==> flow/design.v <==
module counter_4_bit  
     (
         input  wire       clk          ,
         input  wire       rst          ,
         input  wire       enable       ,
		 output wire [3:0] count       
     );
reg [3:0] data ;
always @(posedge clk or negedge rst)
     begin
	     if(!rst)
	         begin			 
			     data <= 4'b0000 ; 	
			 end
	     else if (enable)
		     begin
                 data <= data + 4'b0001  ; 					     
	         end	
	 end
assign count =  data ;
endmodule
module ifft_add_sub  
     (
         input  wire  signed [15:0]  op_1       ,      
         input  wire  signed [15:0]  op_2       ,      
		 output wire  signed [15:0]  sum_out    ,      
		 output wire  signed [15:0]  sub_out           
     );
assign sum_out = op_1 + op_2 ;
assign sub_out = op_1 - op_2 ;
endmodule
module ifft_complex_multipier  
     (
         input  wire signed [15:0] op_1_real   ,
         input  wire signed [15:0] op_1_imag   ,
         input  wire signed [15:0] op_2_real   ,		 
         input  wire signed [15:0] op_2_imag   ,
         output wire signed [15:0] result_real ,
         output wire signed [15:0] result_imag 
     );
reg signed [31:0] op1r_x_op2r ;
reg signed [31:0] op1r_x_op2i ;
reg signed [31:0] op1i_x_op2r ;
reg signed [31:0] op1i_x_op2i ;
reg signed [31:0] o_r ;
reg signed [31:0] o_i ;
always @(*)
     begin	 
         op1r_x_op2r = op_1_real*op_2_real;  
         op1r_x_op2i = op_1_real*op_2_imag;  
         op1i_x_op2r = op_1_imag*op_2_real;  
         op1i_x_op2i = op_1_imag*op_2_imag; 
         o_r = op1r_x_op2r-op1i_x_op2i;  
         o_i = op1i_x_op2r+op1r_x_op2i;
	 end	 
assign result_real = o_r[25:10];
assign result_imag = o_i[25:10];
endmodule
module ifft_controller  
     (
         input  wire       clk               ,
         input  wire       rst               ,
         input  wire       enable            ,
		 input wire [3:0]  count             ,
         output reg        wr_enable_ram_3   ,
         output reg        wr_enable_ram_1_2 ,
         output reg        i_o_ctrl          ,       
		 output reg        ctrl              ,
         output reg        shift             ,
		 output reg        sel               ,       
		 output reg        count_en          ,       
		 output reg        done              ,    
		 output reg [3:0]  ram_1_rd_add      ,
         output reg [3:0]  ram_2_rd_add      ,
		 output reg [2:0]  ram_3_rd_add      ,
		 output reg [3:0]  ram_1_2_wr_add    ,
		 output reg [2:0]  ram_3_wr_add      ,
		 output reg [3:0]  rom_rd_add        
     );
localparam  [6:0] idle            = 7'b0000000,
                  phase_a         = 7'b0000001,
                  phase_b_1       = 7'b0000011,
                  phase_b_2       = 7'b0000010,
                  phase_b_3       = 7'b0000110,
                  phase_b_4       = 7'b0000111,
                  phase_b_5       = 7'b0000101,
                  phase_b_6       = 7'b0000100,
                  phase_b_7       = 7'b0001100,
                  phase_b_8       = 7'b0001101,
                  phase_b_9       = 7'b0001111,
                  phase_b_10      = 7'b0001110,
                  phase_b_11      = 7'b0001010,
                  phase_b_12      = 7'b0001011,
                  phase_b_13      = 7'b0001001,
                  phase_b_14      = 7'b0001000,
                  phase_b_15      = 7'b0011000,
                  phase_b_16      = 7'b0011001,
                  phase_c_1       = 7'b0011011,
                  phase_c_2       = 7'b0011010,
                  phase_c_3       = 7'b0011110,
                  phase_c_4       = 7'b0011111,
                  phase_c_5       = 7'b0011101,
                  phase_c_6       = 7'b0011100,
                  phase_c_7       = 7'b0010100,
                  phase_c_8       = 7'b0010101,
                  phase_c_9       = 7'b0010111,
                  phase_c_10      = 7'b0010110,
                  phase_c_11      = 7'b0010010,
                  phase_c_12      = 7'b0010011,
                  phase_c_13      = 7'b0010001,
                  phase_c_14      = 7'b0010000,
                  phase_c_15      = 7'b0110000,
                  phase_c_16      = 7'b0110001,
                  phase_d_1       = 7'b0110011,
                  phase_d_2       = 7'b0110010,
                  phase_d_3       = 7'b0110110,
                  phase_d_4       = 7'b0110111,
                  phase_d_5       = 7'b0110101,
                  phase_d_6       = 7'b0110100,
                  phase_d_7       = 7'b0111100,
                  phase_d_8       = 7'b0111101,
                  phase_d_9       = 7'b0111111,
                  phase_d_10      = 7'b0111110,
                  phase_d_11      = 7'b0111010,
                  phase_d_12      = 7'b0111011,
                  phase_d_13      = 7'b0111001,
                  phase_d_14      = 7'b0111000,
                  phase_d_15      = 7'b0101000,
                  phase_d_16      = 7'b0101001,
                  phase_e_1       = 7'b0101011,
                  phase_e_2       = 7'b0101010,
                  phase_e_3       = 7'b0101110,
                  phase_e_4       = 7'b0101111,
                  phase_e_5       = 7'b0101101,
                  phase_e_6       = 7'b0101100,
                  phase_e_7       = 7'b0100100,
                  phase_e_8       = 7'b0100101,
                  phase_e_9       = 7'b0100111,
                  phase_e_10      = 7'b0100110,
                  phase_e_11      = 7'b0100010,
                  phase_e_12      = 7'b0100011,
                  phase_e_13      = 7'b0100001,
                  phase_e_14      = 7'b0100000,
                  phase_e_15      = 7'b1100000,
                  phase_e_16      = 7'b1100001;	
reg         [6:0] current_state , next_state ;
always @(posedge clk or negedge rst)
     begin
	     if(!rst)
	         begin			 
			     current_state <= idle ; 	
			 end	    
	     else 
		     begin
			     current_state <= next_state ; 	
			 end 			 
	 end	 
always @(*)
     begin
         wr_enable_ram_3   = 1'b0 ;
         wr_enable_ram_1_2 = 1'b0 ;
         i_o_ctrl          = 1'b0 ;           
		 ctrl              = 1'b0 ;           
         shift             = 1'b0 ;
         count_en          = 1'b0 ;
		 sel               = 1'b0 ;           
		 done              = 1'b0 ;           
		 ram_1_rd_add      = 4'b0000 ;
         ram_2_rd_add      = 4'b0000 ;
		 ram_3_rd_add      = 3'b000  ;
		 ram_1_2_wr_add    = 4'b0000 ;
		 ram_3_wr_add      = 3'b000  ;
		 rom_rd_add        = 4'b0000  ;
	     case(current_state)
		     idle : 
			         begin
					     wr_enable_ram_3   = 1'b0 ;
					     wr_enable_ram_1_2 = 1'b0 ;
					     i_o_ctrl          = 1'b0 ;   
					     ctrl              = 1'b0 ;   
					     shift             = 1'b0 ;
					     count_en          = 1'b0 ;
					     sel               = 1'b0 ;   
					     done              = 1'b0 ;   
					     ram_1_rd_add      = 4'b0000 ;
					     ram_2_rd_add      = 4'b0000 ;
					     ram_3_rd_add      = 3'b000  ;
					     ram_1_2_wr_add    = 4'b0000 ;
					     ram_3_wr_add      = 3'b000  ;
						 rom_rd_add        = 4'b0000  ;
					 end
		     phase_a : 
			         begin
					     wr_enable_ram_1_2 = 1'b1 ;
					     i_o_ctrl          = 1'b1 ;   
					     shift             = 1'b1 ;
					     count_en          = 1'b1 ;
					     sel               = 1'b1 ;    
					 end					 
             phase_b_1 : 
			         begin
                         wr_enable_ram_3   = 1'b1 ;
                         wr_enable_ram_1_2 = 1'b1 ;  
                         ram_1_rd_add      = 4'b0000 ;
                         ram_2_rd_add      = 4'b1000 ;
                         ram_1_2_wr_add    = 4'b0000 ;
                         ram_3_wr_add      = 3'b000  ;
					 end
             phase_b_2 : 
			         begin
                         wr_enable_ram_3   = 1'b1 ;
                         wr_enable_ram_1_2 = 1'b1 ;  
                         ram_1_rd_add      = 4'b0001 ;
                         ram_2_rd_add      = 4'b1001 ;
                         ram_1_2_wr_add    = 4'b0001 ;
                         ram_3_wr_add      = 3'b001  ;
					 end
             phase_b_3 : 
			         begin
					     wr_enable_ram_3   = 1'b1 ;
						 wr_enable_ram_1_2 = 1'b1 ;  
						 ram_1_rd_add      = 4'b0010 ;
						 ram_2_rd_add      = 4'b1010 ;
						 ram_1_2_wr_add    = 4'b0010 ;
						 ram_3_wr_add      = 3'b010  ;
					 end
             phase_b_4 : 
			         begin
					     wr_enable_ram_3   = 1'b1 ;
						 wr_enable_ram_1_2 = 1'b1 ;  
						 ram_1_rd_add      = 4'b0011 ;
						 ram_2_rd_add      = 4'b1011 ;
						 ram_1_2_wr_add    = 4'b0011 ;
						 ram_3_wr_add      = 3'b011  ;
					 end
             phase_b_5 : 
			         begin
					     wr_enable_ram_3   = 1'b1 ;
						 wr_enable_ram_1_2 = 1'b1 ;  
						 ram_1_rd_add      = 4'b0100 ;
						 ram_2_rd_add      = 4'b1100 ;
						 ram_1_2_wr_add    = 4'b1000 ;
						 ram_3_wr_add      = 3'b100  ;
					 end
             phase_b_6 : 
			         begin
					     wr_enable_ram_3   = 1'b1 ;
						 wr_enable_ram_1_2 = 1'b1 ;  
						 ram_1_rd_add      = 4'b0101 ;
						 ram_2_rd_add      = 4'b1101 ;
						 ram_1_2_wr_add    = 4'b1001 ;
						 ram_3_wr_add      = 3'b101  ;					    
					 end
             phase_b_7 : 
			         begin						    
					     wr_enable_ram_3   = 1'b1 ;
						 wr_enable_ram_1_2 = 1'b1 ;  
						 ram_1_rd_add      = 4'b0110 ;
						 ram_2_rd_add      = 4'b1110 ;
						 ram_1_2_wr_add    = 4'b1010 ;
						 ram_3_wr_add      = 3'b110  ;					  		 
					 end
             phase_b_8 : 
			         begin
					     wr_enable_ram_3   = 1'b1 ;
						 wr_enable_ram_1_2 = 1'b1 ;  
						 ram_1_rd_add      = 4'b0111 ;
						 ram_2_rd_add      = 4'b1111 ;
						 ram_1_2_wr_add    = 4'b1011 ;
						 ram_3_wr_add      = 3'b111  ;	
					 end
             phase_b_9 : 
			         begin
						 wr_enable_ram_1_2 = 1'b1 ;
						 ctrl              = 1'b1 ;    
						 ram_3_rd_add      = 3'b000  ;
						 ram_1_2_wr_add    = 4'b0100 ;
						 rom_rd_add        = 4'b0000  ;
					 end
             phase_b_10 : 
			         begin
						 wr_enable_ram_1_2 = 1'b1 ;
						 ctrl              = 1'b1 ;    
						 ram_3_rd_add      = 3'b001  ;
						 ram_1_2_wr_add    = 4'b0101 ;
						 rom_rd_add        = 3'b001  ;
					 end
             phase_b_11 : 
			         begin
						 wr_enable_ram_1_2 = 1'b1 ;
						 ctrl              = 1'b1 ;    
						 ram_3_rd_add      = 3'b010  ;
						 ram_1_2_wr_add    = 4'b0110 ;
						 rom_rd_add        = 4'b0010  ;
					 end
             phase_b_12 : 
			         begin
						 wr_enable_ram_1_2 = 1'b1 ;
						 ctrl              = 1'b1 ;    
						 ram_3_rd_add      = 3'b011  ;
						 ram_1_2_wr_add    = 4'b0111 ;
						 rom_rd_add        = 4'b0011  ;
					 end
             phase_b_13 : 
			         begin
						 wr_enable_ram_1_2 = 1'b1 ;
						 ctrl              = 1'b1 ;    
						 ram_3_rd_add      = 3'b100  ;
						 ram_1_2_wr_add    = 4'b1100 ;
						 rom_rd_add        = 4'b0100  ;
					 end
             phase_b_14 : 
			         begin
						 wr_enable_ram_1_2 = 1'b1 ;
						 ctrl              = 1'b1 ;    
						 ram_3_rd_add      = 3'b101  ;
						 ram_1_2_wr_add    = 4'b1101 ;
						 rom_rd_add        = 4'b0101  ;				    
					 end
             phase_b_15 : 
			         begin
						 wr_enable_ram_1_2 = 1'b1 ;
						 ctrl              = 1'b1 ;    
						 ram_3_rd_add      = 3'b110  ;
						 ram_1_2_wr_add    = 4'b1110 ;
						 rom_rd_add        = 4'b0110  ;	
					 end
             phase_b_16 : 
			         begin
						 wr_enable_ram_1_2 = 1'b1 ;
						 ctrl              = 1'b1 ;    
						 ram_3_rd_add      = 3'b111  ;
						 ram_1_2_wr_add    = 4'b1111 ;
						 rom_rd_add        = 4'b0111  ;	
					 end
             phase_c_1 : 
			         begin
                         wr_enable_ram_3   = 1'b1 ;
                         wr_enable_ram_1_2 = 1'b1 ;  
                         ram_1_rd_add      = 4'b0000 ;
                         ram_2_rd_add      = 4'b1000 ;
                         ram_1_2_wr_add    = 4'b0000 ;
                         ram_3_wr_add      = 3'b000  ;					     
					 end
             phase_c_2 : 
			         begin
                         wr_enable_ram_3   = 1'b1 ;
                         wr_enable_ram_1_2 = 1'b1 ;  
                         ram_1_rd_add      = 4'b0001 ;
                         ram_2_rd_add      = 4'b1001 ;
                         ram_1_2_wr_add    = 4'b0001 ;
                         ram_3_wr_add      = 3'b001  ;						    
					 end
             phase_c_3 : 
			         begin
                         wr_enable_ram_3   = 1'b1 ;
                         wr_enable_ram_1_2 = 1'b1 ;  
                         ram_1_rd_add      = 4'b0010 ;
                         ram_2_rd_add      = 4'b1010 ;
                         ram_1_2_wr_add    = 4'b1000 ;
                         ram_3_wr_add      = 3'b010  ;						    
					 end
             phase_c_4 : 
			         begin
                         wr_enable_ram_3   = 1'b1 ;
                         wr_enable_ram_1_2 = 1'b1 ;  
                         ram_1_rd_add      = 4'b0011 ;
                         ram_2_rd_add      = 4'b1011 ;
                         ram_1_2_wr_add    = 4'b1001 ;
                         ram_3_wr_add      = 3'b011  ;
					 end
             phase_c_5 :                                           
			         begin
						 wr_enable_ram_1_2 = 1'b1 ;
						 ctrl              = 1'b1 ;    
						 ram_3_rd_add      = 3'b000  ;
						 ram_1_2_wr_add    = 4'b0010 ;
						 rom_rd_add        = 4'b1000  ;						    
					 end
             phase_c_6 : 
			         begin
						 wr_enable_ram_1_2 = 1'b1 ;
						 ctrl              = 1'b1 ;    
						 ram_3_rd_add      = 3'b001  ;
						 ram_1_2_wr_add    = 4'b0011 ;
						 rom_rd_add        = 4'b1001  ;						    
					 end
             phase_c_7 : 
			         begin
						 wr_enable_ram_1_2 = 1'b1 ;
						 ctrl              = 1'b1 ;    
						 ram_3_rd_add      = 3'b010  ;
						 ram_1_2_wr_add    = 4'b1010 ;
						 rom_rd_add        = 4'b1010  ;						    
					 end
             phase_c_8 : 
			         begin
						 wr_enable_ram_1_2 = 1'b1 ;
						 ctrl              = 1'b1 ;    
						 ram_3_rd_add      = 3'b011  ;
						 ram_1_2_wr_add    = 4'b1011 ;
						 rom_rd_add        = 4'b1011  ;						    
					 end
             phase_c_9 :                                   
			         begin
                         wr_enable_ram_3   = 1'b1 ;
                         wr_enable_ram_1_2 = 1'b1 ;  
                         ram_1_rd_add      = 4'b0100 ;
                         ram_2_rd_add      = 4'b1100 ;
                         ram_1_2_wr_add    = 4'b0100 ;
                         ram_3_wr_add      = 3'b000  ;					    
					 end
             phase_c_10 : 
			         begin
                         wr_enable_ram_3   = 1'b1 ;
                         wr_enable_ram_1_2 = 1'b1 ;  
                         ram_1_rd_add      = 4'b0101 ;
                         ram_2_rd_add      = 4'b1101 ;
                         ram_1_2_wr_add    = 4'b0101 ;
                         ram_3_wr_add      = 3'b001  ;						    
					 end
             phase_c_11 : 
			         begin
                         wr_enable_ram_3   = 1'b1 ;
                         wr_enable_ram_1_2 = 1'b1 ;  
                         ram_1_rd_add      = 4'b0110 ;
                         ram_2_rd_add      = 4'b1110 ;
                         ram_1_2_wr_add    = 4'b1100 ;
                         ram_3_wr_add      = 3'b010  ;						    
					 end
             phase_c_12 : 
			         begin
                         wr_enable_ram_3   = 1'b1 ;
                         wr_enable_ram_1_2 = 1'b1 ;  
                         ram_1_rd_add      = 4'b0111 ;
                         ram_2_rd_add      = 4'b1111 ;
                         ram_1_2_wr_add    = 4'b1101 ;
                         ram_3_wr_add      = 3'b011  ;						    
					 end
             phase_c_13 : 
			         begin
						 wr_enable_ram_1_2 = 1'b1 ;
						 ctrl              = 1'b1 ;    
						 ram_3_rd_add      = 3'b000  ;
						 ram_1_2_wr_add    = 4'b0110 ;
						 rom_rd_add        = 4'b1000  ;							    
					 end
             phase_c_14 : 
			         begin
						 wr_enable_ram_1_2 = 1'b1 ;
						 ctrl              = 1'b1 ;    
						 ram_3_rd_add      = 3'b001  ;
						 ram_1_2_wr_add    = 4'b0111 ;
						 rom_rd_add        = 4'b1001  ;						    
					 end
             phase_c_15 : 
			         begin
						 wr_enable_ram_1_2 = 1'b1 ;
						 ctrl              = 1'b1 ;    
						 ram_3_rd_add      = 3'b010  ;
						 ram_1_2_wr_add    = 4'b1110 ;
						 rom_rd_add        = 4'b1010  ;						    
					 end
             phase_c_16 : 
			         begin
						 wr_enable_ram_1_2 = 1'b1 ;
						 ctrl              = 1'b1 ;    
						 ram_3_rd_add      = 3'b011  ;
						 ram_1_2_wr_add    = 4'b1111 ;
						 rom_rd_add        = 4'b1011  ;						    
					 end
             phase_d_1 :                                        
			         begin
                         wr_enable_ram_3   = 1'b1 ;
                         wr_enable_ram_1_2 = 1'b1 ;  
                         ram_1_rd_add      = 4'b0000 ;
                         ram_2_rd_add      = 4'b1000 ;
                         ram_1_2_wr_add    = 4'b0000 ;
                         ram_3_wr_add      = 3'b000  ;
					 end
             phase_d_2 : 
			         begin
                         wr_enable_ram_3   = 1'b1 ;
                         wr_enable_ram_1_2 = 1'b1 ;  
                         ram_1_rd_add      = 4'b0001 ;
                         ram_2_rd_add      = 4'b1001 ;
                         ram_1_2_wr_add    = 4'b1000 ;
                         ram_3_wr_add      = 3'b001  ;					    
					 end
             phase_d_3 : 
			         begin
						 wr_enable_ram_1_2 = 1'b1 ;
						 ctrl              = 1'b1 ;    
						 ram_3_rd_add      = 3'b000  ;
						 ram_1_2_wr_add    = 4'b0001;
						 rom_rd_add        = 4'b1100  ;						    
					 end
             phase_d_4 : 
			         begin
						 wr_enable_ram_1_2 = 1'b1 ;
						 ctrl              = 1'b1 ;    
						 ram_3_rd_add      = 3'b001  ;
						 ram_1_2_wr_add    = 4'b1001 ;
						 rom_rd_add        = 4'b1101  ;						    
					 end
             phase_d_5 :                                          
			         begin
					     wr_enable_ram_3   = 1'b1 ;
						 wr_enable_ram_1_2 = 1'b1 ;  
						 ram_1_rd_add      = 4'b0010 ;
						 ram_2_rd_add      = 4'b1010 ;
						 ram_1_2_wr_add    = 4'b0010 ;
						 ram_3_wr_add      = 3'b000  ;	 
					 end
             phase_d_6 : 
			         begin
					     wr_enable_ram_3   = 1'b1 ;
						 wr_enable_ram_1_2 = 1'b1 ;  
						 ram_1_rd_add      = 4'b0011 ;
						 ram_2_rd_add      = 4'b1011 ;
						 ram_1_2_wr_add    = 4'b1010 ;
						 ram_3_wr_add      = 3'b001  ;						    					  		 
					 end
             phase_d_7 : 
			         begin
						 wr_enable_ram_1_2 = 1'b1 ;
						 ctrl              = 1'b1 ;    
						 ram_3_rd_add      = 3'b000 ;
						 ram_1_2_wr_add    = 4'b0011 ;
						 rom_rd_add        = 4'b1100  ;						    
					 end
             phase_d_8 : 
			         begin
						 wr_enable_ram_1_2 = 1'b1 ;
						 ctrl              = 1'b1 ;    
						 ram_3_rd_add      = 3'b001 ;
						 ram_1_2_wr_add    = 4'b1011 ;
						 rom_rd_add        = 4'b1101  ;						    					  		 
					 end
             phase_d_9 :                                              
			         begin
					     wr_enable_ram_3   = 1'b1 ;
						 wr_enable_ram_1_2 = 1'b1 ;  
						 ram_1_rd_add      = 4'b0100 ;
						 ram_2_rd_add      = 4'b1100 ;
						 ram_1_2_wr_add    = 4'b0100 ;
						 ram_3_wr_add      = 3'b000  ;						    
					 end
             phase_d_10 : 
			         begin
					     wr_enable_ram_3   = 1'b1 ;
						 wr_enable_ram_1_2 = 1'b1 ;  
						 ram_1_rd_add      = 4'b0101 ;
						 ram_2_rd_add      = 4'b1101 ;
						 ram_1_2_wr_add    = 4'b1100 ;
						 ram_3_wr_add      = 3'b001  ;					    
					 end
             phase_d_11 : 
			         begin
						 wr_enable_ram_1_2 = 1'b1 ;
						 ctrl              = 1'b1 ;    
						 ram_3_rd_add      = 3'b000 ;
						 ram_1_2_wr_add    = 4'b0101 ;
						 rom_rd_add        = 4'b1100  ;						    
					 end
             phase_d_12 : 
			         begin
						 wr_enable_ram_1_2 = 1'b1 ;
						 ctrl              = 1'b1 ;    
						 ram_3_rd_add      = 3'b001 ;
						 ram_1_2_wr_add    = 4'b1101 ;
						 rom_rd_add        = 4'b1101  ;	
					 end
             phase_d_13 :                                          
			         begin
					     wr_enable_ram_3   = 1'b1 ;
						 wr_enable_ram_1_2 = 1'b1 ;  
						 ram_1_rd_add      = 4'b0110 ;
						 ram_2_rd_add      = 4'b1110 ;
						 ram_1_2_wr_add    = 4'b0110 ;
						 ram_3_wr_add      = 3'b000  ;						    					  		 
					 end
             phase_d_14 : 
			         begin
					     wr_enable_ram_3   = 1'b1 ;
						 wr_enable_ram_1_2 = 1'b1 ;  
						 ram_1_rd_add      = 4'b0111 ;
						 ram_2_rd_add      = 4'b1111 ;
						 ram_1_2_wr_add    = 4'b1110 ;
						 ram_3_wr_add      = 3'b001  ;						    					  		 
					 end
             phase_d_15 : 
			         begin
						 wr_enable_ram_1_2 = 1'b1 ;
						 ctrl              = 1'b1 ;    
						 ram_3_rd_add      = 3'b000 ;
						 ram_1_2_wr_add    = 4'b0111 ;
						 rom_rd_add        = 4'b1100  ;						    
					 end
             phase_d_16 : 
			         begin
						 wr_enable_ram_1_2 = 1'b1 ;
						 ctrl              = 1'b1 ;    
						 ram_3_rd_add      = 3'b001 ;
						 ram_1_2_wr_add    = 4'b1111 ;
						 rom_rd_add        = 4'b1101  ;						    					  		 
					 end
             phase_e_1 :                                                     
			         begin
					     wr_enable_ram_3   = 1'b1 ;
						 ram_1_rd_add      = 4'b0000 ;
						 ram_2_rd_add      = 4'b1000 ;
						 ram_3_wr_add      = 3'b000  ;
						 done              = 1'b1 ;						 
					 end
             phase_e_2 : 
			         begin
						 ctrl              = 1'b1 ;    
						 ram_3_rd_add      = 3'b000 ;
						 rom_rd_add        = 4'b1110  ;	
						 done              = 1'b1 ;						 
					 end
             phase_e_3 : 
			         begin
					     wr_enable_ram_3   = 1'b1 ;
						 ram_1_rd_add      = 4'b0001 ;
						 ram_2_rd_add      = 4'b1001 ;
						 ram_3_wr_add      = 3'b000  ;	
						 done              = 1'b1 ;						 
					 end
             phase_e_4 : 
			         begin
						 ctrl              = 1'b1 ;    
						 ram_3_rd_add      = 3'b000 ;
						 rom_rd_add        = 4'b1110  ;	
						 done              = 1'b1 ;						 
					 end
             phase_e_5 : 
			         begin
					     wr_enable_ram_3   = 1'b1 ;
						 ram_1_rd_add      = 4'b0010 ;
						 ram_2_rd_add      = 4'b1010 ;
						 ram_3_wr_add      = 3'b000  ;	
						 done              = 1'b1 ;						 
					 end
             phase_e_6 : 
			         begin
						 ctrl              = 1'b1 ;    
						 ram_3_rd_add      = 3'b000 ;
						 rom_rd_add        = 4'b1110  ;	
						 done              = 1'b1 ;						 
					 end
             phase_e_7 : 
			         begin
					     wr_enable_ram_3   = 1'b1 ;
						 ram_1_rd_add      = 4'b0011 ;
						 ram_2_rd_add      = 4'b1011;
						 ram_3_wr_add      = 3'b000  ;	
						 done              = 1'b1 ;						 
					 end
             phase_e_8 : 
			         begin
						 ctrl              = 1'b1 ;    
						 ram_3_rd_add      = 3'b000 ;
						 rom_rd_add        = 4'b1110  ;	
						 done              = 1'b1 ;						 
					 end
             phase_e_9 : 
			         begin
					     wr_enable_ram_3   = 1'b1 ;
						 ram_1_rd_add      = 4'b0100 ;
						 ram_2_rd_add      = 4'b1100 ;
						 ram_3_wr_add      = 3'b000  ;	
						 done              = 1'b1 ;						 
					 end
             phase_e_10 : 
			         begin
						 ctrl              = 1'b1 ;    
						 ram_3_rd_add      = 3'b000 ;
						 rom_rd_add        = 4'b1110  ;	
						 done              = 1'b1 ;						 
					 end
             phase_e_11 : 
			         begin
					     wr_enable_ram_3   = 1'b1 ;
						 ram_1_rd_add      = 4'b0101 ;
						 ram_2_rd_add      = 4'b1101 ;
						 ram_3_wr_add      = 3'b000  ;	
						 done              = 1'b1 ;						 
					 end
             phase_e_12 : 
			         begin
						 ctrl              = 1'b1 ;    
						 ram_3_rd_add      = 3'b000 ;
						 rom_rd_add        = 4'b1110  ;	
						 done              = 1'b1 ;						 
					 end
             phase_e_13 : 
			         begin
					     wr_enable_ram_3   = 1'b1 ;
						 ram_1_rd_add      = 4'b0110 ;
						 ram_2_rd_add      = 4'b1110 ;
						 ram_3_wr_add      = 3'b000  ;	
						 done              = 1'b1 ;						 
					 end
             phase_e_14 : 
			         begin
						 ctrl              = 1'b1 ;    
						 ram_3_rd_add      = 3'b000 ;
						 rom_rd_add        = 4'b1110  ;	
						 done              = 1'b1 ;						 
					 end
             phase_e_15 : 
			         begin
					     wr_enable_ram_3   = 1'b1 ;
						 ram_1_rd_add      = 4'b0111 ;
						 ram_2_rd_add      = 4'b1111 ;
						 ram_3_wr_add      = 3'b000  ;	
						 done              = 1'b1 ;			
						 done              = 1'b1 ;						 
					 end
             phase_e_16 : 
			         begin
						 ctrl              = 1'b1 ;    
						 ram_3_rd_add      = 3'b000 ;
						 rom_rd_add        = 4'b1110  ;
						 done              = 1'b1 ;						 
					 end				 
             default :
			 	     begin
					     wr_enable_ram_3   = 1'b0 ;
					     wr_enable_ram_1_2 = 1'b0 ;
					     i_o_ctrl          = 1'b0 ;   
					     ctrl              = 1'b0 ;   
					     shift             = 1'b0 ;
					     count_en          = 1'b0 ;
					     sel               = 1'b0 ;   
					     done              = 1'b0 ;   
					     ram_1_rd_add      = 4'b0000 ;
					     ram_2_rd_add      = 4'b0000 ;
					     ram_3_rd_add      = 3'b000  ;
					     ram_1_2_wr_add    = 4'b0000 ;
					     ram_3_wr_add      = 3'b000  ;
					     rom_rd_add        = 3'b000  ;
					 end						 
		 endcase
     end		 
always @(*)
     begin
	     case(current_state)
		     idle : 
			         begin
					     if (enable==1'b1)
					         begin
					 	  	     next_state = phase_a ;			 							 
					         end
					     else 
						     begin
							     next_state = idle ;							 							 
							 end					 
					 end
		     phase_a : 
			         begin
					     if (count == 4'b1111)
					         begin
					 	  	     next_state = phase_b_1 ;			 	  					 
					         end
					     else 
						     begin
							     next_state = phase_a ;							 							 
							 end					 
					 end					 
             phase_b_1 : 
			         begin
					 	 next_state = phase_b_2 ;			 							 
					 end
             phase_b_2 : 
			         begin
					 	 next_state = phase_b_3 ;			 							 
					 end
             phase_b_3 : 
			         begin
					 	 next_state = phase_b_4 ;			 							 
					 end
             phase_b_4 : 
			         begin
					 	 next_state = phase_b_5 ;			 							 
					 end
             phase_b_5 : 
			         begin
					 	 next_state = phase_b_6 ;			 							 
					 end
             phase_b_6 : 
			         begin
					 	 next_state = phase_b_7 ;			 							 
					 end
             phase_b_7 : 
			         begin
					 	 next_state = phase_b_8 ;			 							 
					 end
             phase_b_8 : 
			         begin
					 	 next_state = phase_b_9 ;			 							 
					 end
             phase_b_9 : 
			         begin
					 	 next_state = phase_b_10 ;			 							 
					 end
             phase_b_10 : 
			         begin
					 	 next_state = phase_b_11 ;			 							 
					 end
             phase_b_11 : 
			         begin
					 	 next_state = phase_b_12 ;			 							 
					 end
             phase_b_12 : 
			         begin
					 	 next_state = phase_b_13 ;			 							 
					 end
             phase_b_13 : 
			         begin
					 	 next_state = phase_b_14 ;			 							 
					 end
             phase_b_14 : 
			         begin
					 	 next_state = phase_b_15 ;			 							 
					 end
             phase_b_15 : 
			         begin
					 	 next_state = phase_b_16 ;			 							 
					 end
             phase_b_16 : 
			         begin
					 	 next_state = phase_c_1 ;		                 							 
					 end
             phase_c_1 : 
			         begin
					 	 next_state = phase_c_2 ;			 							 
					 end
             phase_c_2 : 
			         begin
					 	 next_state = phase_c_3 ;			 							 
					 end
             phase_c_3 : 
			         begin
					 	 next_state = phase_c_4 ;			 							 
					 end
             phase_c_4 : 
			         begin
					 	 next_state = phase_c_5 ;			 							 
					 end
             phase_c_5 : 
			         begin
					 	 next_state = phase_c_6 ;			 							 
					 end
             phase_c_6 : 
			         begin
					 	 next_state = phase_c_7 ;			 							 
					 end
             phase_c_7 : 
			         begin
					 	 next_state = phase_c_8 ;			 							 
					 end
             phase_c_8 : 
			         begin
					 	 next_state = phase_c_9 ;			 							 
					 end
             phase_c_9 : 
			         begin
					 	 next_state = phase_c_10 ;			 							 
					 end
             phase_c_10 : 
			         begin
					 	 next_state = phase_c_11 ;			 							 
					 end
             phase_c_11 : 
			         begin
					 	 next_state = phase_c_12 ;			 							 
					 end
             phase_c_12 : 
			         begin
					 	 next_state = phase_c_13 ;			 							 
					 end
             phase_c_13 : 
			         begin
					 	 next_state = phase_c_14 ;			 							 
					 end
             phase_c_14 : 
			         begin
					 	 next_state = phase_c_15 ;			 							 
					 end
             phase_c_15 : 
			         begin
					 	 next_state = phase_c_16 ;			 							 
					 end
             phase_c_16 : 
			         begin
					 	 next_state = phase_d_1 ;			 							 
					 end
             phase_d_1 : 
			         begin
					 	 next_state = phase_d_2 ;			 							 
					 end
             phase_d_2 : 
			         begin
					 	 next_state = phase_d_3 ;			 							 
					 end
             phase_d_3 : 
			         begin
					 	 next_state = phase_d_4 ;			 							 
					 end
             phase_d_4 : 
			         begin
					 	 next_state = phase_d_5 ;			 							 
					 end
             phase_d_5 : 
			         begin
					 	 next_state = phase_d_6 ;			 							 
					 end
             phase_d_6 : 
			         begin
					 	 next_state = phase_d_7 ;			 							 
					 end
             phase_d_7 : 
			         begin
					 	 next_state = phase_d_8 ;			 							 
					 end
             phase_d_8 : 
			         begin
					 	 next_state = phase_d_9 ;			 							 
					 end
             phase_d_9 : 
			         begin
					 	 next_state = phase_d_10 ;			 							 
					 end
             phase_d_10 : 
			         begin
					 	 next_state = phase_d_11 ;			 							 
					 end
             phase_d_11 : 
			         begin
					 	 next_state = phase_d_12 ;			 							 
					 end
             phase_d_12 : 
			         begin
					 	 next_state = phase_d_13 ;			 							 
					 end
             phase_d_13 : 
			         begin
					 	 next_state = phase_d_14 ;			 							 
					 end
             phase_d_14 : 
			         begin
					 	 next_state = phase_d_15 ;			 							 
					 end
             phase_d_15 : 
			         begin
					 	 next_state = phase_d_16 ;			 							 
					 end
             phase_d_16 : 
			         begin
					 	 next_state = phase_e_1 ;			 							 
					 end
             phase_e_1 : 
			         begin
					 	 next_state = phase_e_2 ;			 							 
					 end
             phase_e_2 : 
			         begin
					 	 next_state = phase_e_3 ;			 							 
					 end
             phase_e_3 : 
			         begin
					 	 next_state = phase_e_4 ;			 							 
					 end
             phase_e_4 : 
			         begin
					 	 next_state = phase_e_5 ;			 							 
					 end
             phase_e_5 : 
			         begin
					 	 next_state = phase_e_6 ;			 							 
					 end
             phase_e_6 : 
			         begin
					 	 next_state = phase_e_7 ;			 							 
					 end
             phase_e_7 : 
			         begin
					 	 next_state = phase_e_8 ;			 							 
					 end
             phase_e_8 : 
			         begin
					 	 next_state = phase_e_9 ;			 							 
					 end
             phase_e_9 : 
			         begin
					 	 next_state = phase_e_10 ;			 							 
					 end
             phase_e_10 : 
			         begin
					 	 next_state = phase_e_11 ;			 							 
					 end
             phase_e_11 : 
			         begin
					 	 next_state = phase_e_12 ;			 							 
					 end
             phase_e_12 : 
			         begin
					 	 next_state = phase_e_13 ;			 							 
					 end
             phase_e_13 : 
			         begin
					 	 next_state = phase_e_14 ;			 							 
					 end
             phase_e_14 : 
			         begin
					 	 next_state = phase_e_15 ;			 							 
					 end
             phase_e_15 : 
			         begin
					 	 next_state = phase_e_16 ;			 							 
					 end
             phase_e_16 : 
			         begin
					 	 next_state = idle ;			 							 
					 end					 
             default :
			 	     begin
				         next_state = idle ;			 							 
					 end						 
		 endcase
	 end			 
endmodule
module ifft_mux  
     (
         input  wire [15:0] in_0,
         input  wire [15:0] in_1,
         input  wire        sel ,
         output reg  [15:0] out 
     );
always @(*)
     begin
	     case(sel)
			 2'b0:  
			     begin
				     out = in_0;
				 end
			 2'b1:  
			     begin
				     out = in_1;
				 end
         endcase		 
	 end	 
endmodule
module ifft_mux_add  
     (
         input  wire [3:0] in_0,
         input  wire [3:0] in_1,
         input  wire        sel ,
         output reg  [3:0] out 
     );
always @(*)
     begin
	     case(sel)
			 2'b0:  
			     begin
				     out = in_0;
				 end
			 2'b1:  
			     begin
				     out = in_1;
				 end
         endcase		 
	 end	 
endmodule
module ifft_p2s  
     (
	     input   wire           clk      ,
	     input   wire           rst      ,
	     input   wire           wr_en    ,
	     input   wire           shift    ,
		 input   wire  [3:0]    count    ,   
         input   wire  [15:0]   in_0     ,
         input   wire  [15:0]   in_1     ,
         input   wire  [15:0]   in_2     ,
         input   wire  [15:0]   in_3     ,
         input   wire  [15:0]   in_4     ,
         input   wire  [15:0]   in_5     ,
         input   wire  [15:0]   in_6     ,
         input   wire  [15:0]   in_7     ,
         input   wire  [15:0]   in_8     ,
         input   wire  [15:0]   in_9     ,
         input   wire  [15:0]   in_10    ,
         input   wire  [15:0]   in_11    ,
		 output  wire  [15:0]   data_out     
     );
reg    [15:0] r_0     ;
reg    [15:0] r_1     ;
reg    [15:0] r_2     ;
reg    [15:0] r_3     ;
reg    [15:0] r_4     ;
reg    [15:0] r_5     ;
reg    [15:0] r_6     ;
reg    [15:0] r_7     ;
reg    [15:0] r_8     ;
reg    [15:0] r_9     ;
reg    [15:0] r_10    ;
reg    [15:0] r_11    ;
always @(posedge clk or negedge rst )
     begin
	     if(!rst)
		     begin
			     r_0   <= 16'h0000;
				 r_1   <= 16'h0000;
				 r_2   <= 16'h0000;
				 r_3   <= 16'h0000;
				 r_4   <= 16'h0000;
				 r_5   <= 16'h0000;
				 r_6   <= 16'h0000;
				 r_7   <= 16'h0000;
				 r_8   <= 16'h0000;
				 r_9   <= 16'h0000;
				 r_10  <= 16'h0000;
				 r_11  <= 16'h0000;
			 end
         else if(shift)
		     begin         
			     r_0   <= r_1      ;
			     r_1   <= r_2      ;
			     r_2   <= r_3      ;
			     r_3   <= r_4      ;
			     r_4   <= r_5      ;
			     r_5   <= r_6      ;
			     r_6   <= r_7      ;
			     r_7   <= r_8      ;
			     r_8   <= r_9      ;
			     r_9   <= r_10     ;
			     r_10  <= r_11     ;
			     r_11  <= 16'h0000 ;
             end			 
	     else if(wr_en) 
		     begin
 			     r_0   <= in_0 ;
			     r_1   <= in_1 ;
			     r_2   <= in_2 ;
			     r_3   <= in_3 ;
			     r_4   <= in_4 ;
			     r_5   <= in_5 ;
			     r_6   <= in_6 ;
			     r_7   <= in_7 ;
			     r_8   <= in_8 ;
			     r_9   <= in_9 ;
			     r_10  <= in_10;
			     r_11  <= in_11;	
			 end	
	 end	 
assign data_out = r_0 ;
endmodule
module ifft_ram  
    #( 
	     parameter DATA_WIDTH = 16, 
	     parameter ADDR_WIDTH = 4, 
	     parameter DEPTH      = 16
     )
     (
         input   wire                        clk                       ,
         input   wire                        rst                       ,
         input   wire                        wr_en                     ,
         input   wire  [ADDR_WIDTH-1:0]      rd_add                    ,
         input   wire  [ADDR_WIDTH-1:0]      wr_add                    ,
		   input   wire  [DATA_WIDTH-1:0]      data_in                   ,
		   output  wire   [DATA_WIDTH-1:0]      data_out                  
     );
reg   [DATA_WIDTH-1:0] mem [2**ADDR_WIDTH-1:0];
always @(posedge clk )
     begin
         if(wr_en) 
		     begin
 			     mem[wr_add] <= data_in ;
			 end				 
	 end	 
			assign	  data_out  = mem [rd_add] ;
endmodule
module ifft_tf_rom  
     (
         input  wire  [3 :0]   rd_add    ,
		 output reg   [15:0]   data_out_imag ,
		 output reg   [15:0]   data_out_real
     );
always @(*)
     begin
	     case(rd_add)
             4'b0000: data_out_imag=16'b0000000000000000;     
             4'b0001: data_out_imag=16'b0000000110000111;     
             4'b0010: data_out_imag=16'b0000001011010100;     
             4'b0011: data_out_imag=16'b0000001110110010;     
             4'b0100: data_out_imag=16'b0000010000000000;     
             4'b0101: data_out_imag=16'b0000001110110010;     
             4'b0110: data_out_imag=16'b0000001011010100;     
             4'b0111: data_out_imag=16'b0000000110000111;     
             4'b1000: data_out_imag=16'b0000000000000000;     
             4'b1001: data_out_imag=16'b0000001011010100;     
             4'b1010: data_out_imag=16'b0000010000000000;     
             4'b1011: data_out_imag=16'b0000001011010100;     
             4'b1100: data_out_imag=16'b0000000000000000;     
             4'b1101: data_out_imag=16'b0000010000000000;     
             4'b1110: data_out_imag=16'b0000000000000000;     
			 default: data_out_imag=16'b0000000000000000;     
         endcase    
	 end
always @(*)
     begin
	     case(rd_add)
             4'b0000: data_out_real=16'b0000010000000000;     
             4'b0001: data_out_real=16'b0000001110110010;     
             4'b0010: data_out_real=16'b0000001011010100;     
             4'b0011: data_out_real=16'b0000000110000111;     
             4'b0100: data_out_real=16'b0000000000000000;     
             4'b0101: data_out_real=16'b1111111001111000;     
             4'b0110: data_out_real=16'b1111110100101011;     
             4'b0111: data_out_real=16'b1111110001001101;     
             4'b1000: data_out_real=16'b0000010000000000;     
             4'b1001: data_out_real=16'b0000001011010100;     
             4'b1010: data_out_real=16'b0000000000000000;     
             4'b1011: data_out_real=16'b1111110100101011;     
             4'b1100: data_out_real=16'b0000010000000000;     
             4'b1101: data_out_real=16'b0000000000000000;     
             4'b1110: data_out_real=16'b0000010000000000;     
			 default: data_out_real=16'b0000000000000000;     
         endcase    
	 end
endmodule
module ifft_top 
     (
         input   wire           clk           ,                 
         input   wire           rst           ,                 
		 input   wire           ifft_enable   ,                 
		 input   wire  [15:0]   in_0_real     ,                 
         input   wire  [15:0]   in_1_real     ,                 
         input   wire  [15:0]   in_2_real     ,                 
         input   wire  [15:0]   in_3_real     ,                 
         input   wire  [15:0]   in_4_real     ,                 
         input   wire  [15:0]   in_5_real     ,                 
         input   wire  [15:0]   in_6_real     ,                 
         input   wire  [15:0]   in_7_real     ,                 
         input   wire  [15:0]   in_8_real     ,                 
         input   wire  [15:0]   in_9_real     ,                 
         input   wire  [15:0]   in_10_real    ,                 
         input   wire  [15:0]   in_11_real    ,                 
		 input   wire  [15:0]   in_0_imag     ,                 
         input   wire  [15:0]   in_1_imag     ,                 
         input   wire  [15:0]   in_2_imag     ,                 
         input   wire  [15:0]   in_3_imag     ,                 
         input   wire  [15:0]   in_4_imag     ,                 
         input   wire  [15:0]   in_5_imag     ,                 
         input   wire  [15:0]   in_6_imag     ,                 
         input   wire  [15:0]   in_7_imag     ,                 
         input   wire  [15:0]   in_8_imag     ,                 
         input   wire  [15:0]   in_9_imag     ,                 
         input   wire  [15:0]   in_10_imag    ,                 
         input   wire  [15:0]   in_11_imag    ,                 
		 output  wire  [15:0]   ifft_out_real ,                 
		 output  wire  [15:0]   ifft_out_imag ,                 
		 output  wire           finish                          
     );
wire [15:0] w_1 ;                                           
wire [15:0] w_2 ;                                           
wire [15:0] w_3 ;                                           
wire [15:0] w_4 ;                                           
wire [15:0] w_5 ;                                           
wire [15:0] w_6 ;                                           
wire [15:0] w_7 ;                                           
wire [15:0] w_8 ;                                           
wire [15:0] w_9 ;                                           
wire [15:0] w_10 ;                                          
wire [15:0] w_11;                                           
wire [15:0] w_12 ;                                          
wire [15:0] w_13;                                           
wire [15:0] w_14 ;                                          
wire [15:0] w_15;                                           
wire [15:0] w_16 ;                                          
wire [15:0] w_17;                                           
wire [15:0] w_18 ;                                          
wire [15:0] w_19;                                           
wire [15:0] w_20 ;                                          
wire [3:0]  wr_add_ram_1_2;                                 
wire [3:0]  wr_add_ctrl ;                                   
wire [3:0]  count ;                                         
wire [3:0]  ram_1_rd_add ;                                  
wire [3:0]  ram_2_rd_add ;                                  
wire [3:0]  rom_rd_add   ;                                  
wire [2:0]  ram_3_rd_add ;                                  
wire [2:0]  ram_3_wr_add ;                                  
wire        shift ;                                         
wire        sel ;                                           
wire        ctrl ;                                          
wire        count_en ;                                      
wire        wr_enable_ram_3  ;                              
wire        wr_enable_ram_1_2;                              
wire        i_o_ctrl ;                                      
ifft_controller  control_unit
     (
         .clk               (clk) ,
         .rst               (rst) ,
         .enable            (ifft_enable) ,
		 .count             (count) ,
         .wr_enable_ram_3   (wr_enable_ram_3) ,
         .wr_enable_ram_1_2 (wr_enable_ram_1_2) ,
         .i_o_ctrl          (i_o_ctrl) ,       
		 .ctrl              (ctrl) ,
         .shift             (shift) ,
		 .sel               (sel) ,            
		 .count_en          (count_en) ,       
		 .done              (finish) ,      
		 .ram_1_rd_add      (ram_1_rd_add) ,
         .ram_2_rd_add      (ram_2_rd_add) ,
		 .ram_3_rd_add      (ram_3_rd_add) ,
		 .ram_1_2_wr_add    (wr_add_ctrl) ,
		 .ram_3_wr_add      (ram_3_wr_add) ,
		 .rom_rd_add        (rom_rd_add) 
     );
ifft_add_sub   butterfly_real 
     (
         .op_1    (w_9)   ,      
         .op_2    (w_11)  ,      
		 .sum_out (w_17)  ,      
		 .sub_out (w_18)         
     );
ifft_add_sub   butterfly_imag 
     (
         .op_1    (w_10)  ,      
         .op_2    (w_12)  ,      
		 .sum_out (w_19)  ,      
		 .sub_out (w_20)         
     );
ifft_complex_multipier  complex_multipier
     (
         .op_1_real   (w_13),
         .op_1_imag   (w_14),
         .op_2_real   (w_7),		 
         .op_2_imag   (w_8),
         .result_real (w_15),
         .result_imag (w_16)
     );
ifft_tf_rom  rom_tf
     (
         .rd_add        (rom_rd_add),
		 .data_out_imag (w_8),
		 .data_out_real (w_7)
     );
ifft_ram   
    #( 
	     .DATA_WIDTH(16) , 
	     .ADDR_WIDTH(4 ) , 
	     .DEPTH     (16) 
     )
	 ram_1_real
     (
         .clk       (clk)   ,
         .rst       (rst)   ,
         .wr_en     (wr_enable_ram_1_2)   ,
         .rd_add    (ram_1_rd_add)   ,
         .wr_add    (wr_add_ram_1_2)   ,
		 .data_in   (w_3)   ,
		 .data_out  (w_9)   
     );
ifft_ram   
    #( 
	     .DATA_WIDTH(16) , 
	     .ADDR_WIDTH(4 ) , 
	     .DEPTH     (16) 
     )
	 ram_1_imag
     (
         .clk       (clk)   ,
         .rst       (rst)   ,
         .wr_en     (wr_enable_ram_1_2)   ,
         .rd_add    (ram_1_rd_add)   ,
         .wr_add    (wr_add_ram_1_2)   ,
		 .data_in   (w_4)   ,
		 .data_out  (w_10)   
     );
ifft_ram   
    #( 
	     .DATA_WIDTH(16) , 
	     .ADDR_WIDTH(4 ) , 
	     .DEPTH     (16) 
     )
	 ram_2_real
     (
         .clk       (clk)   ,
         .rst       (rst)   ,
         .wr_en     (wr_enable_ram_1_2)   ,
         .rd_add    (ram_2_rd_add)   ,
         .wr_add    (wr_add_ram_1_2)   ,
		 .data_in   (w_3)   ,
		 .data_out  (w_11)   
     );
ifft_ram   
    #( 
	     .DATA_WIDTH(16) , 
	     .ADDR_WIDTH(4 ) , 
	     .DEPTH     (16) 
     )
	 ram_2_imag
     (
         .clk       (clk)   ,
         .rst       (rst)   ,
         .wr_en     (wr_enable_ram_1_2)   ,
         .rd_add    (ram_2_rd_add)   ,
         .wr_add    (wr_add_ram_1_2)   ,
		 .data_in   (w_4)   ,
		 .data_out  (w_12)   
     );
ifft_ram   
    #( 
	     .DATA_WIDTH(16) , 
	     .ADDR_WIDTH(3 ) , 
	     .DEPTH     (16) 
     )
	 ram_3_real
     (
         .clk       (clk)   ,
         .rst       (rst)   ,
         .wr_en     (wr_enable_ram_3)   ,
         .rd_add    (ram_3_rd_add)   ,
         .wr_add    (ram_3_wr_add)   ,
		 .data_in   (w_18)   ,
		 .data_out  (w_13)   
     );
ifft_ram   
    #( 
	     .DATA_WIDTH(16) , 
	     .ADDR_WIDTH(3 ) , 
	     .DEPTH     (16) 
     )
	 ram_3_imag
     (
         .clk       (clk)   ,
         .rst       (rst)   ,
         .wr_en     (wr_enable_ram_3)   ,
         .rd_add    (ram_3_rd_add)   ,
         .wr_add    (ram_3_wr_add)   ,
		 .data_in   (w_20)   ,
		 .data_out  (w_14)   
     );
ifft_p2s  p2s_real
     (
	     .clk      (clk),
	     .rst      (rst),
	     .wr_en    (ifft_enable),
	     .shift    (shift),
		 .count    (count),   
         .in_0     (in_0_real ),
         .in_1     (in_1_real ),
         .in_2     (in_2_real ),
         .in_3     (in_3_real ),
         .in_4     (in_4_real ),
         .in_5     (in_5_real ),
         .in_6     (in_6_real ),
         .in_7     (in_7_real ),
         .in_8     (in_8_real ),
         .in_9     (in_9_real ),
         .in_10    (in_10_real),
         .in_11    (in_11_real),
		 .data_out (w_1)    
     );
ifft_p2s  p2s_imag
     (
	     .clk      (clk),
	     .rst      (rst),
	     .wr_en    (ifft_enable),
	     .shift    (shift),
		 .count    (count),   
         .in_0     (in_0_imag ),
         .in_1     (in_1_imag ),
         .in_2     (in_2_imag ),
         .in_3     (in_3_imag ),
         .in_4     (in_4_imag ),
         .in_5     (in_5_imag ),
         .in_6     (in_6_imag ),
         .in_7     (in_7_imag ),
         .in_8     (in_8_imag ),
         .in_9     (in_9_imag ),
         .in_10    (in_10_imag),
         .in_11    (in_11_imag),
		 .data_out (w_2)    
     );
counter_4_bit  counter_phase_a
     (
         .clk      (clk)         ,
         .rst      (rst)         ,
         .enable   (count_en)    ,
		 .count    (count)   
     );
ifft_mux_add   wr_address_mux_ram_1
     (
         .in_0 (wr_add_ctrl) ,
         .in_1 (count) ,
         .sel  (sel) ,
         .out  (wr_add_ram_1_2)
     );
ifft_mux  input_mux_real
     (
         .in_0 (w_5),
         .in_1 (w_1),
         .sel  (i_o_ctrl),
         .out  (w_3)
     );
ifft_mux  input_mux_imag
     (
         .in_0 (w_6),
         .in_1 (w_2),
         .sel  (i_o_ctrl),
         .out  (w_4)
     );	 
ifft_mux  ctrl_mux_real
     (
         .in_0 (w_17),
         .in_1 (w_15),
         .sel  (ctrl),
         .out  (w_5)
     );
ifft_mux  ctrl_mux_imag
     (
         .in_0 (w_19),
         .in_1 (w_16),
         .sel  (ctrl),
         .out  (w_6)
     );	 
assign ifft_out_real = w_3 ;                                           
assign ifft_out_imag = w_4 ;                                           
endmodule
* Tool chain data of ifft_top
Tool output for the design above, in the order of the flow.
Lines are those of the file above, counted from 1.
The mark - stands for no value.
- Design top :: ifft_top
- Clock input :: clk
- Library :: sky130hd
- Timing corner :: tt_025C_1v80

* Elaborated design
Counts by Yosys on the flattened word-level netlist (proc, flatten, opt, wreduce; memories kept). Register bits leave out memories and registers merged into their read ports (data or address). Print and check cells are left out.
Yosys's memory passes give these memory sizes; they may raise the number of words (mostly to a power of two), join words into wider ones and drop unused or constant bits.
- Bits in registers :: 395
- RAM bits :: 1280
- Memory bits (read-only) :: 4128
- Memory cells :: 9
- Input bits :: 387
- Output and inout port bits :: 33
- Elaborated cells :: 180
- $add $sub $neg :: 7
- Multipliers :: 4
- Eq/ne operators :: 65
- Multiplexer cells :: 64
- Bitwise logic cells :: 3
- Reduce/logical cells :: 2
** Memory list
- (no name shown) :: words 128, width 29, rd ports 1, wr ports 0, RTL line 174 : case(current_state)
- (no name shown) :: words 16, width 16, rd ports 1, wr ports 0, RTL line 1215 : case(rd_add)
- ram_1_imag.mem :: words 16, width 16, rd ports 1, wr ports 1, RTL line 1176 : reg   [DATA_WIDTH-1:0] mem [2**ADDR_WIDTH-1:0];
- ram_1_real.mem :: words 16, width 16, rd ports 1, wr ports 1, RTL line 1176
Further memories, not shown: 5.
** Operators with widths (number)
- multiplier 16 x 16 -> 26 bit :: 4
- two-way mux 16 bit :: 52
- case mux 7 bit (select 65 bit) :: 1
- == test 7 x 6 -> 1 bit with constant B :: 32
- case mux 16 bit (select 2 bit) :: 4
- == test 7 x 5 -> 1 bit with constant B :: 16
- == test 7 x 4 -> 1 bit with constant B :: 8
- adder 16 bit :: 2
- subtractor 16 bit :: 2
- == test 7 x 3 -> 1 bit with constant B :: 4
- adder 26 bit :: 1
- subtractor 26 bit :: 1
Not listed: further kinds 13, cells in them 18.

* Depth
Depth = most cells in a row (Yosys ltp): at word level without a register or memory, in the mapped netlist without a sequential cell, where the memories' decode and read muxes count.
- Depth in word-level cells :: 5
- ABC_AREA :: 0
- Gate-level depth with buffers :: 48
- Depth with buffers taken out :: 41

* Netlist
Source: synth_stat.txt of the flow (Yosys; design flattened, memories mapped). It holds for the ABC_AREA given above (unset counts as 0); a run with the other value may have another netlist.
** Cell types
- sky130_fd_sc_hd__edfxtp_1 :: number 768, total area 2.31E+04 sq um
- sky130_fd_sc_hd__fa_1 :: number 764, total area 1.53E+04 sq um
- sky130_fd_sc_hd__dfrtp_1 :: number 395, total area 9884.48 sq um
- sky130_fd_sc_hd__mux2i_1 :: number 503, total area 5.03E+03 sq um
- sky130_fd_sc_hd__ha_1 :: number 390, total area 4879.68 sq um
- sky130_fd_sc_hd__nand2_1 :: number 1167, total area 4.38E+03 sq um
- sky130_fd_sc_hd__inv_1 :: number 1041, total area 3.91E+03 sq um
- sky130_fd_sc_hd__o21ai_0 :: number 479, total area 2.4E+03 sq um
- sky130_fd_sc_hd__nor2_1 :: number 528, total area 1.98E+03 sq um
- sky130_fd_sc_hd__nand3_1 :: number 360, total area 1.8E+03 sq um
Other cell types: 71; their cells: 1282.
- Mapped cells :: 7677
- Chip area (Yosys) :: 0.0807024 sq mm
- Sequential area :: 0.0329466 sq mm
- Flip-flops :: 1163
- Buffers :: 404
By module: a second synthesis without flattening, with its own total; a netlist apart from the flattened one above.
- Cell total of the unflattened synthesis :: 8164
- Area total of the unflattened synthesis :: 0.106332 sq mm
Each row is one instance without its submodules.
** Modules
- ifft_ram :: instances 4, cells 416, area 0.0097218 sq mm, sequential area 0.0076874 sq mm
- ifft_complex_multipier :: instances 1, cells 3639, area 0.0332169 sq mm, sequential area 0 sq mm
- ifft_p2s :: instances 2, cells 815, area 0.0088385 sq mm, sequential area 0.0048046 sq mm
- ifft_ram :: instances 2, cells 198, area 0.0049735 sq mm, sequential area 0.0038437 sq mm
- ifft_add_sub :: instances 2, cells 219, area 0.0015627 sq mm, sequential area 0 sq mm
- ifft_controller :: instances 1, cells 239, area 0.0017242 sq mm, sequential area 0.0001752 sq mm
- ifft_mux :: instances 4, cells 18, area 0.000249 sq mm, sequential area 0 sq mm
Modules not listed: 4.

* Path before layout
Path of least setup slack by OpenSTA after synthesis, without wires, with an ideal clock, recovery checks aside; 20% of the period is set as input and as output delay. Where synthesis merged equal registers, the netlist keeps one of their names.
- Kind :: register to output
- Start point :: register control_unit.current_state[1]
- End point :: output ifft_out_real[14]
- Period :: 13.6 ns
- External output delay :: 2.720 ns
- Time at the first pin :: 0.000 ns
- Arrival :: 10.963 ns
- Required time :: 10.880 ns
- Slack :: -0.083 ns
- Delay of the path :: 10.963 ns
- Stages on the path :: 45
- Buffers on the path :: 9
- Synthesis period reached :: 13.683 ns
"delay of the path" is the arrival time less input delay plus setup time.
At an output port there is no setup time.
"stages on the path": output pins that drive a net of the path, with the launching flip-flop's if there is one; two outputs of one cell count as two.
"synthesis period reached" = period - worst setup slack (recovery checks aside). The figure is calculated, with input and output delays left at 20% of the set period.
The rows between start and end are the longest chain of elaborated cells between them; the timing report does not say that the signal goes this way. Where chains are equally long, one stands for them.
Each line given opens the expression or statement behind the cell; cells for indexed reads and writes are added by Yosys, which also makes memories of some case tables.
A memory read counts as a cell of the chain, while the word-level depth stops at memories.
- Cells stage by stage :: sky130_fd_sc_hd__dfrtp_1 -> sky130_fd_sc_hd__clkbuf_1 -> sky130_fd_sc_hd__inv_1 -> sky130_fd_sc_hd__ha_1 -> sky130_fd_sc_hd__clkbuf_1 -> sky130_fd_sc_hd__nand2b_1 -> sky130_fd_sc_hd__a311oi_1 -> sky130_fd_sc_hd__a211oi_4 -> [... 29 more ...] -> sky130_fd_sc_hd__a21oi_1 -> sky130_fd_sc_hd__nand2_1 -> sky130_fd_sc_hd__o21bai_2 -> sky130_fd_sc_hd__a221oi_2 -> sky130_fd_sc_hd__o21ai_1 -> sky130_fd_sc_hd__xor2_1 -> sky130_fd_sc_hd__mux2i_1 -> sky130_fd_sc_hd__a21oi_1
- Length of the longest elaborated chain :: 6
- Elaborated cells between the ends (all ways) :: 15
- RTL lines with such cells :: 9
- Those cells by class :: add/sub: 2; mul: 2; mux: 2; logic: 2; memory: 7
** RTL lines, path after synthesis
- start: declaration :: RTL line 146 : reg         [6:0] current_state , next_state ;
- start: assignment :: RTL line 151 : current_state <= idle ;
- start: assignment :: RTL line 155 : current_state <= next_state ;
- memory (128 x 29 bit) :: RTL line 174 : case(current_state)
- memory (8 x 16 bit) :: RTL line 1176 : reg   [DATA_WIDTH-1:0] mem [2**ADDR_WIDTH-1:0];
- multiplier 16 x 16 -> 26 bit :: RTL line 49 : op1r_x_op2r = op_1_real*op_2_real;
- subtractor 26 bit :: RTL line 53 : o_r = op1r_x_op2r-op1i_x_op2i;
- case mux 16 bit (select 2 bit) x2 :: RTL line 1045 : case(sel)
- end: declaration :: RTL line 1264 : output wire [15:0] ifft_out_real ,

* Timing after layout
Path of least setup slack in the final report of flow run A (OpenROAD, finished layout, wires in). Where an end is a register, its clock arrival counts in the times.
- Kind :: register to output
- Start point :: register control_unit.current_state[6]
- End point :: output ifft_out_imag[14]
- Period :: 12.3 ns
- External output delay :: 2.46 ns
- Time at the first pin :: 0.78 ns
- Arrival :: 12.00 ns
- Required time :: 9.84 ns
- Slack :: -2.16 ns
- Stages on the path :: 45
- Buffers on the path :: 13
The rows between start and end are the longest chain of elaborated cells between them; the timing report does not say that the signal goes this way. Where chains are equally long, one stands for them.
A memory read counts as a cell of the chain, while the word-level depth stops at memories.
- Cells stage by stage :: sky130_fd_sc_hd__dfrtp_1 -> sky130_fd_sc_hd__buf_2 -> sky130_fd_sc_hd__clkinvlp_4 -> sky130_fd_sc_hd__o21ai_1 -> sky130_fd_sc_hd__a211oi_4 -> sky130_fd_sc_hd__buf_12 -> sky130_fd_sc_hd__buf_12 -> sky130_fd_sc_hd__buf_12 -> [... 29 more ...] -> sky130_fd_sc_hd__o21ai_4 -> sky130_fd_sc_hd__buf_6 -> sky130_fd_sc_hd__o22ai_4 -> sky130_fd_sc_hd__buf_12 -> sky130_fd_sc_hd__xnor2_4 -> sky130_fd_sc_hd__o22ai_2 -> sky130_fd_sc_hd__a21oi_4 -> sky130_fd_sc_hd__buf_6
- Length of the longest elaborated chain :: 6
- Elaborated cells between the ends (all ways) :: 15
- RTL lines with such cells :: 9
- Those cells by class :: add/sub: 2; mul: 2; mux: 2; logic: 2; memory: 7
** RTL lines, path after layout
- start: declaration :: RTL line 146 : reg         [6:0] current_state , next_state ;
- start: assignment :: RTL line 151 : current_state <= idle ;
- start: assignment :: RTL line 155 : current_state <= next_state ;
- memory (128 x 29 bit) :: RTL line 174 : case(current_state)
- memory (8 x 16 bit) :: RTL line 1176 : reg   [DATA_WIDTH-1:0] mem [2**ADDR_WIDTH-1:0];
- multiplier 16 x 16 -> 26 bit :: RTL line 51 : op1i_x_op2r = op_1_imag*op_2_real;
- adder 26 bit :: RTL line 54 : o_i = op1i_x_op2r+op1r_x_op2i;
- case mux 16 bit (select 2 bit) x2 :: RTL line 1045 : case(sel)
- end: declaration :: RTL line 1265 : output wire [15:0] ifft_out_imag ,

Ticket comment

Module ifft_top, platform sky130hd: 4 stored runs of the flow (Yosys, OpenROAD) with differing settings, in no particular order. Input and output delays are each 20% of the period that was set; the output load is 0.01 pF.
"time on the worst setup path" = time allowed to the worst setup path (clock period - input delay - output delay, where it has them) - its slack; a late launch clock adds to it, a late capture clock takes from it.
By "total design power" is meant OpenSTA's value without simulated activity: inputs other than the clock are taken to toggle once in ten clock periods, and the tool carries that through the logic.

* Flow run A
** Files
==> flow/run.sh <==
#!/bin/bash
# the make line also repeats the synthesis and layout settings of config.mk as NAME=value (left out here)
make -C /OpenROAD-flow-scripts/flow DESIGN_CONFIG=/design/flow/config.mk WORK_HOME=/design/flow/orfs CLKGATE_MAP_FILE= finish
==> flow/config.mk <==
export PLATFORM = sky130hd
export DESIGN_NAME = ifft_top
export DESIGN_NICKNAME = ifft_top
export VERILOG_FILES = /design/flow/design.v
export SDC_FILE = /design/flow/constraint.sdc
export NUM_CORES = 4
export LEC_CHECK = 0
export CAP_MARGIN = 20
export CELL_PAD_IN_SITES_DETAIL_PLACEMENT = 2
export CELL_PAD_IN_SITES_GLOBAL_PLACEMENT = 1
export CORE_ASPECT_RATIO = 1.12
export CORE_MARGIN = 4
export CORE_UTILIZATION = 38
export CTS_CLUSTER_DIAMETER = 213
export CTS_CLUSTER_SIZE = 65
export GPL_ROUTABILITY_DRIVEN = 1
export GPL_TIMING_DRIVEN = 0
export MAX_ROUTING_LAYER = met4
export MIN_ROUTING_LAYER = met2
export PLACE_DENSITY = 0.57
export SETUP_SLACK_MARGIN = 1.15
export SLEW_MARGIN = 0
export TNS_END_PERCENT = 100
==> flow/constraint.sdc <==
create_clock -name core_clock -period 12.3 [get_ports {clk}]
set_input_delay 2.4600 -clock core_clock [delete_from_list [all_inputs] [get_ports {clk}]]
set_output_delay 2.4600 -clock core_clock [all_outputs]
set_load 0.01 [all_outputs]
** Results
- Total design power :: 6341 uW
- Time on the worst setup path :: 12.00 ns
- Worst setup path kind :: register to output
- Utilization after layout :: 46.4%
- Post-route worst hold slack :: 0.492 ns
- Setup slack of the critical path :: -2.164 ns
- Die outline area :: 0.219825 sq mm
- Chip area after synthesis (Yosys) :: 0.0807024 sq mm

* Flow run B
** Files
==> flow/run.sh <==
#!/bin/bash
# the make line also repeats the synthesis and layout settings of config.mk as NAME=value (left out here)
make -C /OpenROAD-flow-scripts/flow DESIGN_CONFIG=/design/flow/config.mk WORK_HOME=/design/flow/orfs CLKGATE_MAP_FILE= finish
==> flow/config.mk <==
export PLATFORM = sky130hd
export DESIGN_NAME = ifft_top
export DESIGN_NICKNAME = ifft_top
export VERILOG_FILES = /design/flow/design.v
export SDC_FILE = /design/flow/constraint.sdc
export NUM_CORES = 4
export LEC_CHECK = 0
export CAP_MARGIN = 20
export CORE_MARGIN = 2
export CORE_UTILIZATION = 40
export SLEW_MARGIN = 20
==> flow/constraint.sdc <==
create_clock -name core_clock -period 15.6 [get_ports {clk}]
set_input_delay 3.1200 -clock core_clock [delete_from_list [all_inputs] [get_ports {clk}]]
set_output_delay 3.1200 -clock core_clock [all_outputs]
set_load 0.01 [all_outputs]
** Results
- Total design power :: 6414 uW
- Time on the worst setup path :: 12.03 ns
- Worst setup path kind :: register to output
- Utilization after layout :: 46.4%
- Post-route worst hold slack :: 0.465 ns
- Setup slack of the critical path :: 0.452 ns
- Die outline area :: 0.205363 sq mm
- Chip area after synthesis (Yosys) :: 0.0807024 sq mm

* Flow run C
** Files
==> flow/run.sh <==
#!/bin/bash
# the make line also repeats the synthesis and layout settings of config.mk as NAME=value (left out here)
make -C /OpenROAD-flow-scripts/flow DESIGN_CONFIG=/design/flow/config.mk WORK_HOME=/design/flow/orfs CLKGATE_MAP_FILE= finish
==> flow/config.mk <==
export PLATFORM = sky130hd
export DESIGN_NAME = ifft_top
export DESIGN_NICKNAME = ifft_top
export VERILOG_FILES = /design/flow/design.v
export SDC_FILE = /design/flow/constraint.sdc
export NUM_CORES = 4
export LEC_CHECK = 0
export CAP_MARGIN = 20
export CORE_MARGIN = 2
export CORE_UTILIZATION = 40
export SLEW_MARGIN = 20
==> flow/constraint.sdc <==
create_clock -name core_clock -period 13.5 [get_ports {clk}]
set_input_delay 2.7000 -clock core_clock [delete_from_list [all_inputs] [get_ports {clk}]]
set_output_delay 2.7000 -clock core_clock [all_outputs]
set_load 0.01 [all_outputs]
** Results
- Total design power :: 7447 uW
- Time on the worst setup path :: 10.57 ns
- Worst setup path kind :: register to output
- Utilization after layout :: 48.0%
- Post-route worst hold slack :: 0.448 ns
- Setup slack of the critical path :: 0.230 ns
- Die outline area :: 0.205363 sq mm
- Chip area after synthesis (Yosys) :: 0.0807024 sq mm

* Flow run D
** Files
==> flow/run.sh <==
#!/bin/bash
# the make line also repeats the synthesis and layout settings of config.mk as NAME=value (left out here)
make -C /OpenROAD-flow-scripts/flow DESIGN_CONFIG=/design/flow/config.mk WORK_HOME=/design/flow/orfs CLKGATE_MAP_FILE= finish
==> flow/config.mk <==
export PLATFORM = sky130hd
export DESIGN_NAME = ifft_top
export DESIGN_NICKNAME = ifft_top
export VERILOG_FILES = /design/flow/design.v
export SDC_FILE = /design/flow/constraint.sdc
export NUM_CORES = 4
export LEC_CHECK = 0
export CAP_MARGIN = 20
export CELL_PAD_IN_SITES_DETAIL_PLACEMENT = 2
export CELL_PAD_IN_SITES_GLOBAL_PLACEMENT = 1
export CORE_ASPECT_RATIO = 1.12
export CORE_MARGIN = 2
export CORE_UTILIZATION = 19
export CTS_CLUSTER_DIAMETER = 183
export CTS_CLUSTER_SIZE = 65
export GPL_ROUTABILITY_DRIVEN = 0
export GPL_TIMING_DRIVEN = 1
export MAX_ROUTING_LAYER = met4
export MIN_ROUTING_LAYER = met1
export PLACE_DENSITY_LB_ADDON = 0.24
export SETUP_SLACK_MARGIN = 0.51
export SLEW_MARGIN = 0
export TNS_END_PERCENT = 100
==> flow/constraint.sdc <==
create_clock -name core_clock -period 12.3 [get_ports {clk}]
set_input_delay 2.4600 -clock core_clock [delete_from_list [all_inputs] [get_ports {clk}]]
set_output_delay 2.4600 -clock core_clock [all_outputs]
set_load 0.01 [all_outputs]
** Results
- Total design power :: 6302 uW
- Time on the worst setup path :: 10.91 ns
- Worst setup path kind :: register to output
- Utilization after layout :: 24.2%
- Post-route worst hold slack :: 0.408 ns
- Setup slack of the critical path :: -1.074 ns
- Die outline area :: 0.429988 sq mm
- Chip area after synthesis (Yosys) :: 0.0807024 sq mm
